==> flow/design.v <==
module pc_module(
    input [31:0] pc_in,
    input freeze,
    input clk,
    input rst,
    output reg [31:0] pc_out
);
always @(posedge clk, posedge rst) begin
    if (rst == 1) begin
        pc_out <= 0;
    end
    else if(freeze == 1) begin
        pc_out <= pc_out;
    end
    else begin
        pc_out <= pc_in;
    end
end
endmodule 
module adder(
    input [31:0] a,
    input [31:0] b,
    input rst,
    output [31:0] result
);
assign result = rst ? 32'b0: a+b;
endmodule  
module multiplexer(
    input [31:0] a,
    input [31:0] b,
    input select,
    output [31:0] out
);
assign out = select ? b : a;
endmodule  
module instruction_fetch(
    input clk,
    input rst,
    input freeze,
    input branch_taken,
    input [31:0] branch_adr,
    output [31:0] pc_out,
    output [31:0] imem_addr,
    input [31:0] imem_data,
    output [31:0] instruction 
);
wire [31:0] pc_wire;
wire [31:0] mux_out;
wire [31:0] pc_out_wire;
pc_module pcm(.pc_in    (mux_out),.freeze   (freeze && !branch_taken),.clk   (clk),.rst  (rst),.pc_out   (pc_wire));
multiplexer mux(.a  (pc_out_wire),.b    (branch_adr),.select    (branch_taken),.out     (mux_out));
adder adder(.a     (pc_wire),.b    (32'd4), .rst     (rst), .result    (pc_out_wire));
assign imem_addr = pc_wire;
assign instruction = rst ? 32'b0 : imem_data;
assign pc_out = rst ? 32'b0 : pc_out_wire;
endmodule
module instruction_fetch_register(
    input clk,
    input rst,
    input freeze,
    input flush,
    input [31:0] pc_in,
    input [31:0] instruction_in,
    output reg [31:0] pc,
    output reg [31:0] instruction
);
always@(posedge clk, posedge rst) begin
    if (rst) begin
        pc <= 32'b0;
        instruction <= 32'b0;			
    end else if (flush) begin
        pc <= 32'b0;
        instruction <= 32'b0;			
    end
    else if(freeze == 1'b0) begin
        pc <= pc_in;
        instruction <= instruction_in;
    end else begin
        pc <= pc;
        instruction <= instruction;
    end
end
endmodule  
module control_unit (
  input [1:0] mode,
  input [3:0] opcode,
  input s,
  output [3:0] execute_command,
  output mem_read, mem_write,
  output wb_enable,
  output b,
  output update_state
);
  assign update_state = s && mode == 2'b00;
  assign b = (opcode[3] == 1'b0 && mode == 2'b10) ? 1'b1 : 1'b0;
  assign wb_enable = ((mode == 2'b00 && (opcode == 4'b1101 || opcode == 4'b1111 || opcode == 4'b0100 || opcode == 4'b0101 || opcode == 4'b0010 || opcode == 4'b0110 || opcode == 4'b0000 || opcode == 4'b1100 || opcode == 4'b0001)) || (opcode == 4'b0100 && s == 1'b1 && mode == 2'b01)) ? 1'b1 : 0;
  assign mem_read = (opcode == 4'b0100 && mode == 2'b01 && s == 1'b1 ) ? 1 : 0;
  assign mem_write = (opcode == 4'b0100 && mode == 2'b01 && s == 1'b0 ) ? 1 : 0;
  assign execute_command = (opcode == 4'b1101 ? 4'b0001 : (opcode == 4'b1111 ? 4'b1001 : (opcode == 4'b0100 ? 4'b0010 :
   (opcode == 4'b0101 ? 4'b0011 : (opcode == 4'b0010 ? 4'b0100 : (opcode == 4'b0110 ?  4'b0101 : (opcode == 4'b0000 ? 4'b0110 : (opcode == 4'b1100 ? 4'b0111 :
   (opcode == 4'b0001 ? 4'b1000 : (opcode == 4'b1010 ? 4'b0100 : (opcode == 4'b1101 ? 4'b0110 : (opcode == 4'b1000 ? 4'b0110 : 4'b0))))))))))));
endmodule
module condition_check (
    input[3:0] condition,
    input[3:0] condState,
    output check
);
    assign check = ((condition == 4'b0000 && condState[2] == 1'b1) || (condition == 4'b0001 && condState[2] == 1'b0) || (condition == 4'b0010 && condState[1] == 1'b1)
    || (condition == 4'b0011 && condState[1] == 1'b0) || (condition == 4'b0100 && condState[3] == 1'b1) || (condition == 4'b0101 && condState[3] == 1'b0) 
    || (condition == 4'b0110 && condState[0] == 1'b1) || (condition == 4'b0111 && condState[0] == 1'b0) || (condition == 4'b1000 && condState[1] == 1'b1 && condState[2] == 1'b0)
    || (condition == 4'b1001 && (condState[1] == 1'b0 || condState[2] == 1'b1)) || (condition == 4'b1010 && condState[3] == condState[0]) || (condition == 4'b1011 && condState[3] != condState[0]) 
    || (condition == 4'b1100 && condState[2] == 1'b0 && condState[3] == condState[0]) || (condition == 4'b1101 && (condState[2] == 1'b1 || condState[3] != condState[0])) || (condition == 4'b1110) || (condition == 4'b1111)) ? 1'b1 : 1'b0;
endmodule
module register_file ( 
  input clk, rst,
  input[3:0] src1, src2, dest_wb, 
  input[31:0] result_wb, 
  input write_back_enable,
  output [31:0] reg1, reg2
);
  reg[31:0] regs[15:0];
  assign reg1 = (write_back_enable && dest_wb == src1) ? result_wb : regs[src1];
  assign reg2 = (write_back_enable && dest_wb == src2) ? result_wb : regs[src2];
  integer i;
	always @(posedge clk, posedge rst) begin
		if (rst) begin
			for (i = 0; i < 16; i = i + 1) begin
				regs[i] <= i;
			end
		end
		else if (write_back_enable) begin 
			regs[dest_wb] <= result_wb;
		end
	end
endmodule
module instrcution_decode(
    input clk,
    input rst,
    input [31:0] instruction,
    input [31:0] result_wb,
    input write_back_enable,
    input [3:0] dest_wb,
    input hazard,
    input [3:0] sr,
    input [31:0] pc_in,
    output wb_en,
    output mem_r_en,
    output mem_w_en,
    output b,
    output s,
    output [3:0] exec_cmd,
    output [31:0] val_rn,
    output [31:0] val_rm,
    output imm,
    output [11:0] shift_operand,
    output [23:0] signed_imm_24,
    output [3:0] dest,
    output [3:0] src1,
    output [3:0] src2,
    output two_src,
    output [31:0] pc_out
);
assign shift_operand = instruction[11:0];
assign imm = instruction[25];
assign signed_imm_24 = instruction[23:0];
assign pc_out = pc_in;
assign dest = instruction[15:12];
wire check;
wire[3:0] exec_cmd_wire;
wire mem_r_en_wire;
wire mem_w_en_wire;
wire wb_en_wire;
wire b_wire;
wire s_wire;
assign two_src = !instruction[25] || mem_w_en_wire;
control_unit cu(
    .mode   (instruction[27:26]),
    .opcode (instruction[24:21]),
    .s  (instruction[20]),
    .execute_command    (exec_cmd_wire),
    .mem_read   (mem_r_en_wire),
    .mem_write  (mem_w_en_wire),
    .wb_enable  (wb_en_wire),
    .b  (b_wire),
    .update_state   (s_wire)
);
condition_check cc(
    .condition  (instruction[31:28]),
    .condState  (sr),
    .check  (check)
);
wire cond_or_hazard;
assign cond_or_hazard = hazard || !check;
assign s = !cond_or_hazard ? s_wire : 0;
assign b = !cond_or_hazard ? b_wire : 0;
assign wb_en = !cond_or_hazard ? wb_en_wire : 0;
assign mem_w_en = !cond_or_hazard ? mem_w_en_wire : 0;
assign mem_r_en = !cond_or_hazard ? mem_r_en_wire : 0;
wire [3:0] src2_wire;
assign exec_cmd = !cond_or_hazard ? exec_cmd_wire : 0;
assign src1 = instruction[19:16];
assign src2 = src2_wire;
assign src2_wire = mem_w_en_wire ? dest : instruction[3:0];
register_file rf(
    .clk   (clk),
    .rst   (rst),
    .src1  (instruction[19:16]),
    .src2  (src2_wire),
    .dest_wb   (dest_wb),
    .result_wb (result_wb),
    .write_back_enable (write_back_enable),
    .reg1  (val_rn),
    .reg2  (val_rm)
);
endmodule  
module instruction_decode_register(
    input clk,
    input rst,
    input flush,
    input wb_en_in,
    input mem_r_en_in,
    input mem_w_en_in,
    input b_in,
    input s_in,
    input [3:0] exe_cmd_in,
    input [31:0] pc_in,
    input [31:0] val_rn_in,
    input [31:0] val_rm_in,
    input imm_in,
    input [11:0] shift_operand_in,
    input [23:0] signed_imm_24_in,
    input [3:0] dest_in,
    input [3:0] sr_in,
    input [3:0] src1_in,
    input [3:0] src2_in,
    output reg wb_en,
    output reg mem_r_en,
    output reg mem_w_en,
    output reg b,
    output reg s,
    output reg [3:0] exe_cmd,
    output reg [31:0] pc,
    output reg [31:0] val_rn,
    output reg [31:0] val_rm,
    output reg imm,
    output reg [11:0] shift_operand,
    output reg [23:0] signed_imm_24,
    output reg [3:0] dest,
    output reg [3:0] sr_out,
    output reg [3:0] src1_out,
    output reg [3:0] src2_out
);
always@(posedge clk, posedge rst) begin
    if (rst) begin
        wb_en <= 0;
        mem_r_en <= 0;
        mem_w_en <= 0;
        b <= 0;
        s <= 0;
        exe_cmd <= 0;
        pc <= 0;
        val_rm <= 0;
        val_rn <= 0;
        imm <= 0;
        shift_operand <= 0;
        signed_imm_24 <= 0;
        dest <= 0;
        src1_out <= 0;
        src2_out <= 0;
        sr_out <= 0;
    end else if (flush) begin
        wb_en <= 0;
        mem_r_en <= 0;
        mem_w_en <= 0;
        b <= 0;
        s <= 0;
        exe_cmd <= 0;
        pc <= 0;
        val_rm <= 0;
        val_rn <= 0;
        imm <= 0;
        shift_operand <= 0;
        signed_imm_24 <= 0;
        dest <= 0;
        src1_out <= 0;
        src2_out <= 0;
        sr_out <= 0;
    end else begin
        wb_en <= wb_en_in;
        mem_r_en <= mem_r_en_in;
        mem_w_en <= mem_w_en_in;
        b <= b_in;
        s <= s_in;
        exe_cmd <= exe_cmd_in;
        pc <= pc_in;
        val_rm <= val_rm_in;
        val_rn <= val_rn_in;
        imm <= imm_in;
        shift_operand <= shift_operand_in;
        signed_imm_24 <= signed_imm_24_in;
        dest <= dest_in;
        src1_out <= src1_in;
        src2_out <= src2_in;
        sr_out <= sr_in;
    end
end
endmodule  
module alu(
    input[3:0] exec_command,
    input[31:0] in1,
    input[31:0] in2,
    input carry_in,
    output[31:0] result,
    output c,
    output n,
    output z,
    output v
);
    wire [32:0] result_extend;
    wire [32:0] in1_extend;
    wire [32:0] in2_extend;
    assign in1_extend = {in1[31],in1};
    assign in2_extend = {in2[31],in2};
    assign result_extend = exec_command == 4'b0001 ? in2_extend : (exec_command == 4'b1001 ? ~in2_extend : (exec_command == 4'b0010 ? (in2_extend + in1_extend) : 
    (exec_command == 4'b0011 ? (in1_extend + in2_extend + carry_in) : (exec_command == 4'b0100 ? (in1_extend - in2_extend) : (exec_command == 4'b0101 ? (in1_extend - in2_extend - 1) : 
    (exec_command == 4'b0110 ? (in1_extend & in2_extend) : (exec_command == 4'b0111 ? (in1_extend | in2_extend) : (exec_command == 4'b1000 ? (in2_extend ^ in1_extend) : 
    (in1_extend))))))))) ;
    assign result = result_extend[31:0];
    assign c = result_extend[32] == 1'b1 && result_extend[31] == 1'b0;
    assign n = result[31];
    assign z = (result == 0);
    assign v = ((exec_command == 4'b0010 || exec_command == 4'b0011) && in1[31] == in2[31] && in1[31] != result[31]) || ((exec_command == 4'b0100 || exec_command == 4'b0101) && in1[31] == ~in2[31] && in1[31] != result[31]);
endmodule  
module val2_gen(
    input[31:0] val_rm,
    input imm,
    input mem_en,
    input [11:0] shift_operand,
    output reg [31:0] result
);
wire [31:0] imm8 = {24'b0, shift_operand[7:0]};
wire [4:0] imm_rot = {shift_operand[11:8], 1'b0};
wire [4:0] sh_amt = shift_operand[11:7];
wire [63:0] imm_dbl = {imm8, imm8} >> imm_rot;
wire [63:0] rm_dbl = {val_rm, val_rm} >> sh_amt;
always @(*) begin
    if(mem_en == 1) begin
       result = {20'b0, shift_operand};
    end
    else if (imm == 1) begin
        result = imm_dbl[31:0];
    end else if(imm == 0 && shift_operand[4] == 0) begin
        case (shift_operand[6:5])
            2'b00: result = val_rm << sh_amt;
            2'b01: result = val_rm >> sh_amt;
            2'b10: result = val_rm >>> sh_amt;
            default: result = rm_dbl[31:0];
        endcase
    end else begin
        result = val_rm;
    end
end
endmodule
module status_register(
    input clk,
    input rst,
    input n,
    input z,
    input c,
    input v,
    input s,
    output [3:0] cond
);
reg[3:0] cond_reg;
always @(posedge clk, posedge rst) begin
    if(rst == 1'b1) begin
        cond_reg <= 4'b0;
    end else if (s == 1'b1) begin
        cond_reg <= {n,z,c,v};
    end
end
assign cond = s == 1'b1 ? {n,z,c,v} : cond_reg;
endmodule
module execution(
    input clk,
    input rst,
    input s,
    input [3:0] exec_cmd,
    input mem_r_en, mem_w_en,
    input [31:0] pc,
    input [31:0] val_rn,val_rm,
    input imm,
    input [11:0] shift_operand,
    input [23:0] signed_imm_24,
    input [3:0] sr,
    output[31:0] alu_result,br_addr,
    output[3:0] status,
    output[31:0] val_rm_out
);
wire[31:0] signed_imm_24_extended;
assign signed_imm_24_extended = {signed_imm_24[23],signed_imm_24[23],signed_imm_24[23],signed_imm_24[23],signed_imm_24[23],signed_imm_24[23],signed_imm_24[23],signed_imm_24[23],signed_imm_24};
assign br_addr = pc + (signed_imm_24_extended << 2);
wire mem_en;
wire c,n,z,v;
assign mem_en = mem_r_en | mem_w_en;
wire [31:0] mux_before_alu_out_wire;
wire[31:0] val2_gen_wire;
val2_gen val2_gen(
    .val_rm (val_rm_out),
    .imm    (imm),
    .mem_en (mem_en),
    .shift_operand  (shift_operand),
    .result (val2_gen_wire)
);
alu alu(
    .exec_command (exec_cmd),
    .in1    (mux_before_alu_out_wire),
    .in2    (val2_gen_wire),
    .carry_in   (sr[1]),
    .result (alu_result),
    .c  (c),
    .n  (n),
    .z  (z),
    .v  (v)
);
status_register sreg(
    .clk   (clk),
    .rst   (rst),
    .n (n),
    .z (z),
    .c (c),
    .v (v),
    .s (s),
    .cond  (status)
);
assign val_rm_out = val_rm;
assign mux_before_alu_out_wire = val_rn;
endmodule 
module execution_register(
    input clk,
    input rst,
    input wb_en_in,
    input mem_r_en_in,
    input mem_w_en_in,
    input [31:0] alu_result_in,
    input [31:0] st_val_in,
    input [3:0] dest_in,
    output reg wb_en,
    output reg mem_r_en,
    output reg mem_w_en,
    output reg [31:0] alu_result,
    output reg [31:0] st_val,
    output reg [3:0] dest
);
always @(posedge clk, posedge rst) begin
    if (rst) begin
        wb_en <= 0;
        mem_r_en <= 0;
        mem_w_en <= 0;
        alu_result <= 0;
        st_val <= 0;
        dest <= 0;
    end else begin
        wb_en <= wb_en_in;
        mem_r_en <= mem_r_en_in;
        mem_w_en <= mem_w_en_in;
        alu_result <= alu_result_in;
        st_val <= st_val_in;
        dest <= dest_in;
    end
end
endmodule  
module memory_register(
    input clk,
    input rst,
    input wb_en_in,
    input mem_r_en_in,
    input [31:0] alu_result_in,
    input [31:0] mem_read_value_in,
    input [3:0] dest_in,
    output reg [31:0] alu_result,
    output reg [31:0] mem_read_value,
    output reg [3:0] dest,
    output reg wb_en,
    output reg mem_r_en
);
always @(posedge clk, posedge rst) begin
    if (rst) begin
        alu_result <= 0;
        mem_read_value <= 0;
        dest <= 0;
        wb_en <= 0;
        mem_r_en <= 0;
    end else begin
        dest <= dest_in;
        mem_read_value <= mem_read_value_in;
        alu_result <= alu_result_in;
        wb_en <= wb_en_in;
        mem_r_en <= mem_r_en_in;
    end
end
endmodule  
module write_back(
    input [31:0] alu_result,
    input [31:0] mem_result,
    input mem_r_en,
    output [31:0] out
);
assign out = mem_r_en ? mem_result : alu_result;
endmodule  
module hazard_detection_unit_old(
    input [3:0] src1,
    input [3:0] src2,
    input [3:0] exe_dest,
    input exe_wb_en,
    input mem_wb_en,
    input two_src,
    input [3:0] mem_dest,
    output reg hazard_detected
);
always @(*) begin
    if(mem_wb_en && src1 == mem_dest) begin
        hazard_detected <= 1;
    end else if(exe_wb_en && src1 == exe_dest) begin
        hazard_detected <= 1;
    end else if(two_src && mem_wb_en && src2 == mem_dest) begin
        hazard_detected <= 1;
    end else if(two_src && exe_wb_en && src2 == exe_dest) begin
        hazard_detected <= 1;
    end else begin
        hazard_detected <= 0;
    end
end
endmodule  
module ARM(
    input clk,
    input rst,
    output [31:0] imem_addr,
    input [31:0] imem_data,
    output [31:0] dmem_addr,
    output [31:0] dmem_wdata,
    output dmem_we,
    input [31:0] dmem_rdata
);
wire hazard;
wire branch_taken;
wire [31:0] branch_adr;
wire [31:0] pc_if_out;
wire [31:0] instruction_if_out;
instruction_fetch inst_fetch(
	.clk	(clk),
	.rst	(rst),
	.freeze	(hazard),
	.branch_taken	(branch_taken),
	.branch_adr	(branch_adr),
	.pc_out	(pc_if_out),
	.imem_addr	(imem_addr),
	.imem_data	(imem_data),
	.instruction	(instruction_if_out)
);
wire [31:0] pc_if_reg_out;
wire [31:0] instruction_if_reg_out;
instruction_fetch_register inst_fetch_reg(
	.clk	(clk),
	.rst	(rst),
	.freeze	(hazard),
	.flush	(branch_taken),
	.pc_in(pc_if_out),
	.instruction_in	(instruction_if_out),
	.pc	(pc_if_reg_out),
	.instruction	(instruction_if_reg_out)
);
wire[31:0] result_wb;
wire write_back_enable;
wire [3:0] dest_wb;
wire [3:0] sr;
wire wb_en_id_out;
wire mem_r_en_id_out;
wire mem_w_en_id_out;
wire b_id_out;
wire s_id_out;
wire [3:0] exec_cmd_id_out;
wire [31:0] val_rn_id_out;
wire [31:0] val_rm_id_out;
wire imm_id_out;
wire [11:0] shift_operand_id_out;
wire [23:0] signed_imm_24_id_out;
wire [3:0] dest_id_out;
wire [3:0] src1_id_out;
wire [3:0] src2_id_out;
wire two_src_id_out;
wire [31:0] pc_id_out;
instrcution_decode inst_decode(
	.clk	(clk),
	.rst	(rst),
	.instruction	(instruction_if_reg_out),
	.result_wb	(result_wb),
	.write_back_enable	(write_back_enable),
	.dest_wb	(dest_wb),
	.hazard	(hazard),
	.sr	(sr),
	.pc_in	(pc_if_reg_out),
	.wb_en	(wb_en_id_out),
	.mem_r_en	(mem_r_en_id_out),
	.mem_w_en	(mem_w_en_id_out),
	.b	(b_id_out),
	.s	(s_id_out),
	.exec_cmd	(exec_cmd_id_out),
	.val_rn	(val_rn_id_out),
	.val_rm	(val_rm_id_out),
	.imm		(imm_id_out),
	.shift_operand	(shift_operand_id_out),
	.signed_imm_24	(signed_imm_24_id_out),
	.dest	(dest_id_out),
	.src1	(src1_id_out),
	.src2	(src2_id_out),
	.two_src	(two_src_id_out),
	.pc_out	(pc_id_out)
);
wire wb_en_id_reg_out;
wire mem_r_en_id_reg_out;
wire mem_w_en_id_reg_out;
wire b_id_reg_out;
wire s_id_reg_out;
wire [3:0] exe_cmd_id_reg_out;
wire [31:0] pc_id_reg_out;
wire [31:0] val_rn_id_reg_out;
wire [31:0] val_rm_id_reg_out;
wire imm_id_reg_out;
wire [11:0] shift_operand_id_reg_out;
wire [23:0] signed_imm_24_id_reg_out;
wire [3:0] dest_id_reg_out;
wire [3:0] sr_id_reg_out;
wire [3:0] src1_id_reg_out;
wire [3:0] src2_id_reg_out;
instruction_decode_register inst_decode_reg(
	.clk	(clk),
	.rst	(rst),
	.flush	(branch_taken),
	.wb_en_in	(wb_en_id_out),
	.mem_r_en_in	(mem_r_en_id_out),
	.mem_w_en_in	(mem_w_en_id_out),
	.b_in	(b_id_out),
	.s_in	(s_id_out),
	.exe_cmd_in	(exec_cmd_id_out),
	.pc_in	(pc_id_out),
	.val_rn_in	(val_rn_id_out),
	.val_rm_in	(val_rm_id_out),
	.imm_in	(imm_id_out),
	.shift_operand_in	(shift_operand_id_out),
	.signed_imm_24_in	(signed_imm_24_id_out),
	.dest_in	(dest_id_out),
	.sr_in	(sr),
	.src1_in	(src1_id_out),
	.src2_in	(src2_id_out),
	.wb_en	(wb_en_id_reg_out),
	.mem_r_en	(mem_r_en_id_reg_out),
	.mem_w_en	(mem_w_en_id_reg_out),
	.b (branch_taken),
	.s (s_id_reg_out),
	.exe_cmd	(exe_cmd_id_reg_out),
	.pc	(pc_id_reg_out),
	.val_rn	(val_rn_id_reg_out),
	.val_rm	(val_rm_id_reg_out),
	.imm	(imm_id_reg_out),
	.shift_operand	(shift_operand_id_reg_out),
	.signed_imm_24	(signed_imm_24_id_reg_out),
	.dest	(dest_id_reg_out),
	.sr_out	(sr_id_reg_out),
	.src1_out	(src1_id_reg_out),
	.src2_out	(src2_id_reg_out)
);
wire [31:0] alu_result_exe_reg_out;
wire [31:0] alu_result_exe_out;
wire [31:0] val_rm_exe_out;
execution exe(
	.clk	(clk),
	.rst 	(rst),
	.s	(s_id_reg_out),
	.exec_cmd	(exe_cmd_id_reg_out),
	.mem_r_en	(mem_r_en_id_reg_out),
	.mem_w_en	(mem_w_en_id_reg_out),
	.pc	(pc_id_reg_out),
	.val_rn	(val_rn_id_reg_out),
	.val_rm	(val_rm_id_reg_out),
	.imm	(imm_id_reg_out),
	.shift_operand	(shift_operand_id_reg_out),
	.signed_imm_24	(signed_imm_24_id_reg_out),
	.sr	(sr_id_reg_out),
	.alu_result	(alu_result_exe_out),
	.br_addr	(branch_adr),
	.status	(sr),
	.val_rm_out	(val_rm_exe_out)
);
wire wb_en_exe_reg_out;
wire mem_r_en_exe_reg_out;
wire mem_w_en_exe_reg_out;
wire [3:0] dest_exe_reg_out;
wire [31:0] val_rm_exe_reg_out;
execution_register exe_reg(
	.clk	(clk),
	.rst	(rst),
	.wb_en_in	(wb_en_id_reg_out),
	.mem_r_en_in	(mem_r_en_id_reg_out),
	.mem_w_en_in	(mem_w_en_id_reg_out),
	.alu_result_in	(alu_result_exe_out),
	.st_val_in	(val_rm_exe_out),
	.dest_in	(dest_id_reg_out),
	.wb_en	(wb_en_exe_reg_out),
	.mem_r_en	(mem_r_en_exe_reg_out),
	.mem_w_en	(mem_w_en_exe_reg_out),
	.alu_result	(alu_result_exe_reg_out),
	.st_val	(val_rm_exe_reg_out),
	.dest	(dest_exe_reg_out)
);
wire [31:0] mem_result_out;
assign dmem_addr = alu_result_exe_reg_out;
assign dmem_wdata = val_rm_exe_reg_out;
assign dmem_we = mem_w_en_exe_reg_out;
assign mem_result_out = mem_r_en_exe_reg_out ? dmem_rdata : 32'b0;
wire [31:0] alu_result_mem_reg_out;
wire [31:0] mem_read_val_mem_reg_out;
wire mem_r_en_mem_reg_out;
memory_register mem_reg(
	.clk	(clk),
	.rst	(rst),
	.wb_en_in	(wb_en_exe_reg_out),
	.mem_r_en_in	(mem_r_en_exe_reg_out),
	.alu_result_in	(alu_result_exe_reg_out),
	.mem_read_value_in	(mem_result_out),
	.dest_in	(dest_exe_reg_out),
	.alu_result	(alu_result_mem_reg_out),
	.mem_read_value	(mem_read_val_mem_reg_out),
	.dest	(dest_wb),
	.wb_en	(write_back_enable),
	.mem_r_en	(mem_r_en_mem_reg_out)
);
write_back wb(
	.alu_result	(alu_result_mem_reg_out),
	.mem_result	(mem_read_val_mem_reg_out),
	.mem_r_en	(mem_r_en_mem_reg_out),
	.out	(result_wb)
);
hazard_detection_unit_old hdu(
	.src1	(src1_id_out),
	.src2	(src2_id_out),
	.exe_dest	(dest_id_reg_out),
	.exe_wb_en	(wb_en_id_reg_out),
	.mem_wb_en	(wb_en_exe_reg_out),
	.two_src	(two_src_id_out),
	.mem_dest	(dest_exe_reg_out),
	.hazard_detected	(hazard)
);
endmodule  
* Reports on ARM *
Each step is given for the RTL above and for the edited RTL.
Lines under "original" count in the file above, lines under "edited" in the edited file.
"change" is "edited" less "original", of the values as shown.
Cell names lack the library's common part.
A cell with n/a has no value.

design
  top module = ARM
  clock = clk
  library = sky130hd
  timing corner = tt_025C_1v80

* Edit of the RTL *
The edit as a unified diff against the file above.
The edited RTL no longer does the same as the RTL above: the edit was made by script, with no optimisation intended.

begin of diff
@@ -24,5 +24,5 @@
     output [31:0] result
 );
-assign result = rst ? 32'b0: a+b;
+assign result = rst ? 32'b0: a-b;
 endmodule  
 module multiplexer(
end of diff

* Word-level counts *
Counts by Yosys on the flattened word-level netlist (proc, flatten, opt, wreduce). Print and check cells are left out. Cells with the same type and inputs are merged into one.

bit counts
  item                         original  edited  change
  flip-flop bits (word level)  901       901     0
  output and inout bits        97        97      0

cells by class
  item                              original  edited  change
  equal/unequal tests               95        95      0
  add/subtract/negate cells         6         6       0
  mux-type cells                    69        69      0
  shift-type cells                  5         5       0
  bitwise operators                 15        15      0
  reductions and logical operators  97        97      0

operators with widths
  operator                                             original  edited  change
  adder 32 x 3 -> 32 bit (second input constant)       1         0       -1
  subtractor 32 x 3 -> 32 bit (second input constant)  0         1       +1

Unchanged operator kinds not shown: 43.

* Logic depth *
Depth = most cells in a row (Yosys ltp): at word level without a register or memory, in the mapped netlist without a sequential cell, where the memories' decode and read muxes count.

logic depth
  item                           original  edited  change
  depth after elaboration        41        41      0
  ABC_AREA                       0         0       n/a
  gate-level depth with buffers  38        37      -1
  gate-level depth less buffers  29        28      -1

* Mapped cells and area *
Source: synth_stat.txt of the flow (Yosys; design flattened, memories mapped). It holds for the ABC_AREA given above (unset counts as 0); a run with the other value may have another netlist.

cells by type
  cell type  original  edited  change
  o211ai_1   33        55      +22
  a221oi_1   97        118     +21
  or2_2      37        18      -19
  a21oi_1    615       633     +18
  or3_1      28        46      +18
  nor3_1     86        103     +17
  buf_2      29        46      +17
  nor2_1     705       689     -16
  nand2_1    469       485     +16
  and3_1     38        23      -15
  mux2i_1    152       138     -14
  a211oi_1   98        112     +14
  clkbuf_8   13        0       -13
  a211o_1    23        11      -12
  clkbuf_1   398       409     +11
  a221o_1    11        22      +11
  o31ai_1    32        22      -10
  o22ai_1    91        82      -9

Unchanged cell types not shown: 17.
The list need not be complete.

mapped netlist
  item                                 original  edited   change
  standard cells after synthesis       6320      6341     +21
  buffers                              525       523      -2
  sequential part of the area (sq um)  22286.4   22286.4  0.0
  flip-flop cells                      889       889      0
  chip area (Yosys) (sq um)            56158.9   55802.3  -356.6

By module: a second synthesis without flattening, with its own total; a netlist apart from the flattened one above.

second synthesis, totals
  item                                     original  edited   change
  cell total of the unflattened synthesis  6461      6493     +32
  area (unflattened synthesis) (sq um)     63783.7   63975.1  +191.4

Rows give one instance, submodules left out.

by module, original
  module                       cells  area (sq um)  times used  seq. area (sq um)
  register_file                2456   27931.8       1           12852.3
  alu                          1503   9554.2        1           0.0
  val2_gen                     839    6511.2        1           0.0
  instruction_decode_register  334    5036.1        1           3953.8
  instruction_fetch_register   207    2621.3        1           1601.5
  adder                        312    2098.3        1           0.0
  execution                    258    1831.8        1           0.0
  execution_register           72     1780.5        1           1776.7
  memory_register              71     1755.4        1           1751.7
  pc_module                    69     1348.8        1           800.8
  instrcution_decode           91     708.2         1           0.0
  instruction_fetch            74     650.6         1           0.0
  multiplexer                  36     544.3         1           0.0
  write_back                   36     544.3         1           0.0

original: Further modules, not shown: 5.

by module, edited
  module                       cells  area (sq um)  times used  seq. area (sq um)
  register_file                2456   27931.8       1           12852.3
  alu                          1516   9681.8        1           0.0
  val2_gen                     839    6511.2        1           0.0
  instruction_decode_register  334    5036.1        1           3953.8
  instruction_fetch_register   207    2621.3        1           1601.5
  adder                        331    2162.1        1           0.0
  execution                    258    1831.8        1           0.0
  execution_register           72     1780.5        1           1776.7
  memory_register              71     1755.4        1           1751.7
  pc_module                    69     1348.8        1           800.8
  instrcution_decode           91     708.2         1           0.0
  instruction_fetch            74     650.6         1           0.0
  multiplexer                  36     544.3         1           0.0
  write_back                   36     544.3         1           0.0

edited: Further modules, not shown: 5.

* Worst setup path after synthesis *
Source: OpenSTA report_checks on the synthesized netlist (no wires, ideal clock, input and output delay 20% of the period each), path of least setup slack; recovery checks are left aside. Register names are those of the netlist, which keeps one name where synthesis merged equal registers.

timing path post-synthesis
  item                           original                           edited                              change
  kind                           in2reg                             in2reg                              n/a
  start                          input port rst                     input port rst                      n/a
  end                            register inst_fetch.pcm.pc_out[3]  register inst_fetch.pcm.pc_out[13]  n/a
  data arrival time (ns)         22.202                             21.360                              -0.842
  path delay (ns)                20.085                             19.238                              -0.847
  time at the first pin (ns)     2.200                              2.200                               0.000
  library setup time (ns)        0.083                              0.078                               -0.005
  clock period (ns)              11.0                               11.0                                0.0
  path slack (ns)                -11.284                            -10.437                             +0.847
  driving pins on the path       4                                  4                                   0
  input delay (ns)               2.200                              2.200                               0.000
  path buffers                   0                                  0                                   0
  synthesis period reached (ns)  22.284                             21.437                              -0.847

"path delay" is the arrival time less input delay plus setup time.
"driving pins on the path" counts driving pins, that of a launching flip-flop among them; a cell with two outputs on the path counts twice.
"synthesis period reached" = period - worst setup slack (recovery checks aside). The figure is calculated, with input and output delays left at 20% of the set period.
Between the ends stands the longest chain of elaborated cells between them, by number of cells; it is not shown to be the way that was timed. Of several equally long chains one is given.
A line is the first line of the expression or statement that the cell stems from. Yosys adds cells for indexed reads and writes and turns some case tables into memories.
At most two assigning lines are given for a register; there are more.

between the ends, post-synthesis, original
  cells stage by stage = inv_1 -> and3_1 -> o21ai_0 -> o21ai_0
  cells in the longest elaborated chain = 2
  elaborated cells on any way between the ends = 2
  RTL lines with such cells = 2
  those cells by class = mux (2)

ends and longest elaborated chain, post-synthesis, original
  item                RTL line  source
  start: declaration  537       input rst,
  2-to-1 mux 32 bit   26        assign result = rst ? 32'b0: a+b;
  2-to-1 mux 32 bit   34        assign out = select ? b : a;
  end: assignment     13        pc_out <= pc_out;
  end: assignment     16        pc_out <= pc_in;
  end: declaration    6         output reg [31:0] pc_out

between the ends, post-synthesis, edited
  cells stage by stage = inv_1 -> a21o_1 -> a221oi_1 -> a21oi_1
  cells in the longest elaborated chain = 2
  elaborated cells on any way between the ends = 2
  RTL lines with such cells = 2
  those cells by class = mux (2)

ends and longest elaborated chain, post-synthesis, edited
  item                RTL line  source
  start: declaration  537       input rst,
  2-to-1 mux 32 bit   26        assign result = rst ? 32'b0: a-b;
  2-to-1 mux 32 bit   34        assign out = select ? b : a;
  end: assignment     13        pc_out <= pc_out;
  end: assignment     16        pc_out <= pc_in;
  end: declaration    6         output reg [31:0] pc_out

* Worst path after layout *
Path of least setup slack in the final report of the runs of pair A (OpenROAD, finished layout, wires in). Where an end is a register, its clock arrival counts in the times.

timing path post-layout
  item                        original                                   edited                                     change
  kind                        reg2reg                                    reg2reg                                    n/a
  start                       register inst_decode_reg.shift_operand[8]  register inst_decode_reg.shift_operand[7]  n/a
  end                         register inst_decode_reg.exe_cmd           register inst_decode_reg.exe_cmd           n/a
  time at the first pin (ns)  0.74                                       0.70                                       -0.04
  path buffers                2                                          2                                          0
  driving pins on the path    28                                         27                                         -1
  data arrival time (ns)      13.81                                      12.01                                      -1.80
  clock period (ns)           16.7                                       16.7                                       0.0
  path slack (ns)             3.48                                       5.28                                       +1.80
  library setup time (ns)     0.16                                       0.11                                       -0.05

Where an end lacks its bit number, it is one bit of the signal, or one of the new flip-flops if synthesis recoded a state register.
Between the ends stands the longest chain of elaborated cells between them, by number of cells; it is not shown to be the way that was timed. Of several equally long chains one is given.
At most two assigning lines are given for a register; there are more.

between the ends, post-layout, original
  cells stage by stage = dfrtp_4 -> buf_4 -> nand2b_1 -> o22a_1 -> nand3_1 -> o2111ai_1 -> o2111ai_1 -> o211a_1 -> inv_1 -> ha_1 -> a211oi_1 -> nor4_1 -> nor4b_2 -> buf_4 -> o31ai_1 -> xor2_1 -> nand4_1 -> nor4_1 -> nand2_1 -> or4_1 -> a21oi_1 -> o2111ai_1 -> nor4_2 -> nand3_2 -> and2_4 -> mux4_2 -> mux2_4 -> nor4_1
  cells in the longest elaborated chain = 39
  elaborated cells on any way between the ends = 83
  those cells by class = add/sub (4); eq/ne (5); shift (5); mux (17); logic (10); reduce/logical (42)

ends and longest elaborated chain, post-layout, original
  item                            RTL line  source
  start: declaration              246       output reg [11:0] shift_operand,
  start: assignment               265       shift_operand <= 0;
  start: assignment               299       shift_operand <= shift_operand_in;
  >> shifter 64 x 5 -> 32 bit     345       wire [63:0] rm_dbl = {val_rm, val_rm} >> sh_amt;
  case mux 32 bit (select 3 bit)  353       case (shift_operand[6:5])
  2-to-1 mux 32 bit               352       end else if(imm == 0 && shift_operand[4] == 0) begin
  2-to-1 mux 32 bit               350       else if (imm == 1) begin
  2-to-1 mux 32 bit               347       if(mem_en == 1) begin
  XOR 33 bit                      326       (exec_command == 4'b0110 ? (in1_extend & in2_extend) : (exec_command == 4'b0111 ? (in1_extend | in2_extend) : ...
  2-to-1 mux 33 bit x3            326
  [... 9 more ...]                n/a
  logical AND 1 bit               108       assign check = ((condition == 4'b0000 && condState[2] == 1'b1) || (condition == 4'b0001 && condState[2] == 1'b ...
  logical OR 1 bit x15            108
  2-to-1 mux 1 bit                108
  zero test 1 bit                 193       assign cond_or_hazard = hazard || !check;
  logical OR 1 bit                193
  2-to-1 mux 4 bit                200       assign exec_cmd = !cond_or_hazard ? exec_cmd_wire : 0;
  2-to-1 mux 4 bit                271       end else if (flush) begin
  end: assignment                 277       exe_cmd <= 0;
  end: assignment                 294       exe_cmd <= exe_cmd_in;
  end: declaration                241       output reg [3:0] exe_cmd,

between the ends, post-layout, edited
  cells stage by stage = dfrtp_4 -> buf_4 -> buf_4 -> mux2_2 -> mux2i_1 -> a211oi_1 -> a21oi_1 -> nor2_1 -> a211oi_1 -> or2_2 -> ha_1 -> a21o_1 -> a31o_2 -> and2_1 -> nor4_2 -> a21oi_1 -> nor3_1 -> nand2_1 -> or4_1 -> or3_1 -> nor3_1 -> nand2b_1 -> a21oi_1 -> o32ai_2 -> o21ai_0 -> or4_1 -> a2111oi_2
  elaborated cells on any way between the ends = 83
  those cells by class = add/sub (4); eq/ne (5); shift (5); mux (17); logic (10); reduce/logical (42)

ends and longest elaborated chain, post-layout, edited
  item                RTL line  source
  start: declaration  246       output reg [11:0] shift_operand,
  start: assignment   265       shift_operand <= 0;
  start: assignment   299       shift_operand <= shift_operand_in;
  end: assignment     260       exe_cmd <= 0;
  end: assignment     294       exe_cmd <= exe_cmd_in;
  end: declaration    241       output reg [3:0] exe_cmd,

edited: No chain of elaborated cells between the ends is given.
Some nets on the timed path still bear RTL names; the line given drives or declares the net.

named nets, post-layout, edited
  signal            RTL line  source
  exe.sreg.cond[1]  382       assign cond = s == 1'b1 ? {n,z,c,v} : cond_reg;

* Layout results *
Both versions went through the flow (Yosys, OpenROAD) with the same settings in each pair. Constraints: input delay and output delay 20% of the set period each, output load 0.01 pF.

flow settings, pair A
  CELL_PAD_IN_SITES_DETAIL_PLACEMENT = 2
  CELL_PAD_IN_SITES_GLOBAL_PLACEMENT = 3
  CORE_ASPECT_RATIO = 1.81
  CORE_MARGIN = 5
  CORE_UTILIZATION = 41
  GPL_TIMING_DRIVEN = 1
  PLACE_DENSITY_LB_ADDON = 0.08
  period_ns = 16.7
  CAP_MARGIN = 20
  SLEW_MARGIN = 20

measured results, pair A
  item                                            original  edited    change
  final setup TNS (ns)                            0.000     0.000     0.000
  standard-cell area of the final layout (sq um)  63497.1   62279.7   -1217.4
  utilization in the final report (%)             46.7      46.0      -0.7
  worst slack on setup checks (ns)                3.478     5.281     +1.803
  area of the die (sq um)                         144801.0  143908.0  -893.0
  worst hold slack after layout (ns)              0.395     0.385     -0.010
  reached clock period (ns)                       13.222    11.419    -1.803
  synthesis area (sq um)                          56158.9   55802.3   -356.6

"reached clock period" is the run's clock period less its worst setup slack. It is reckoned from that one timing run; input and output delays stay at 20% of the period that was set.
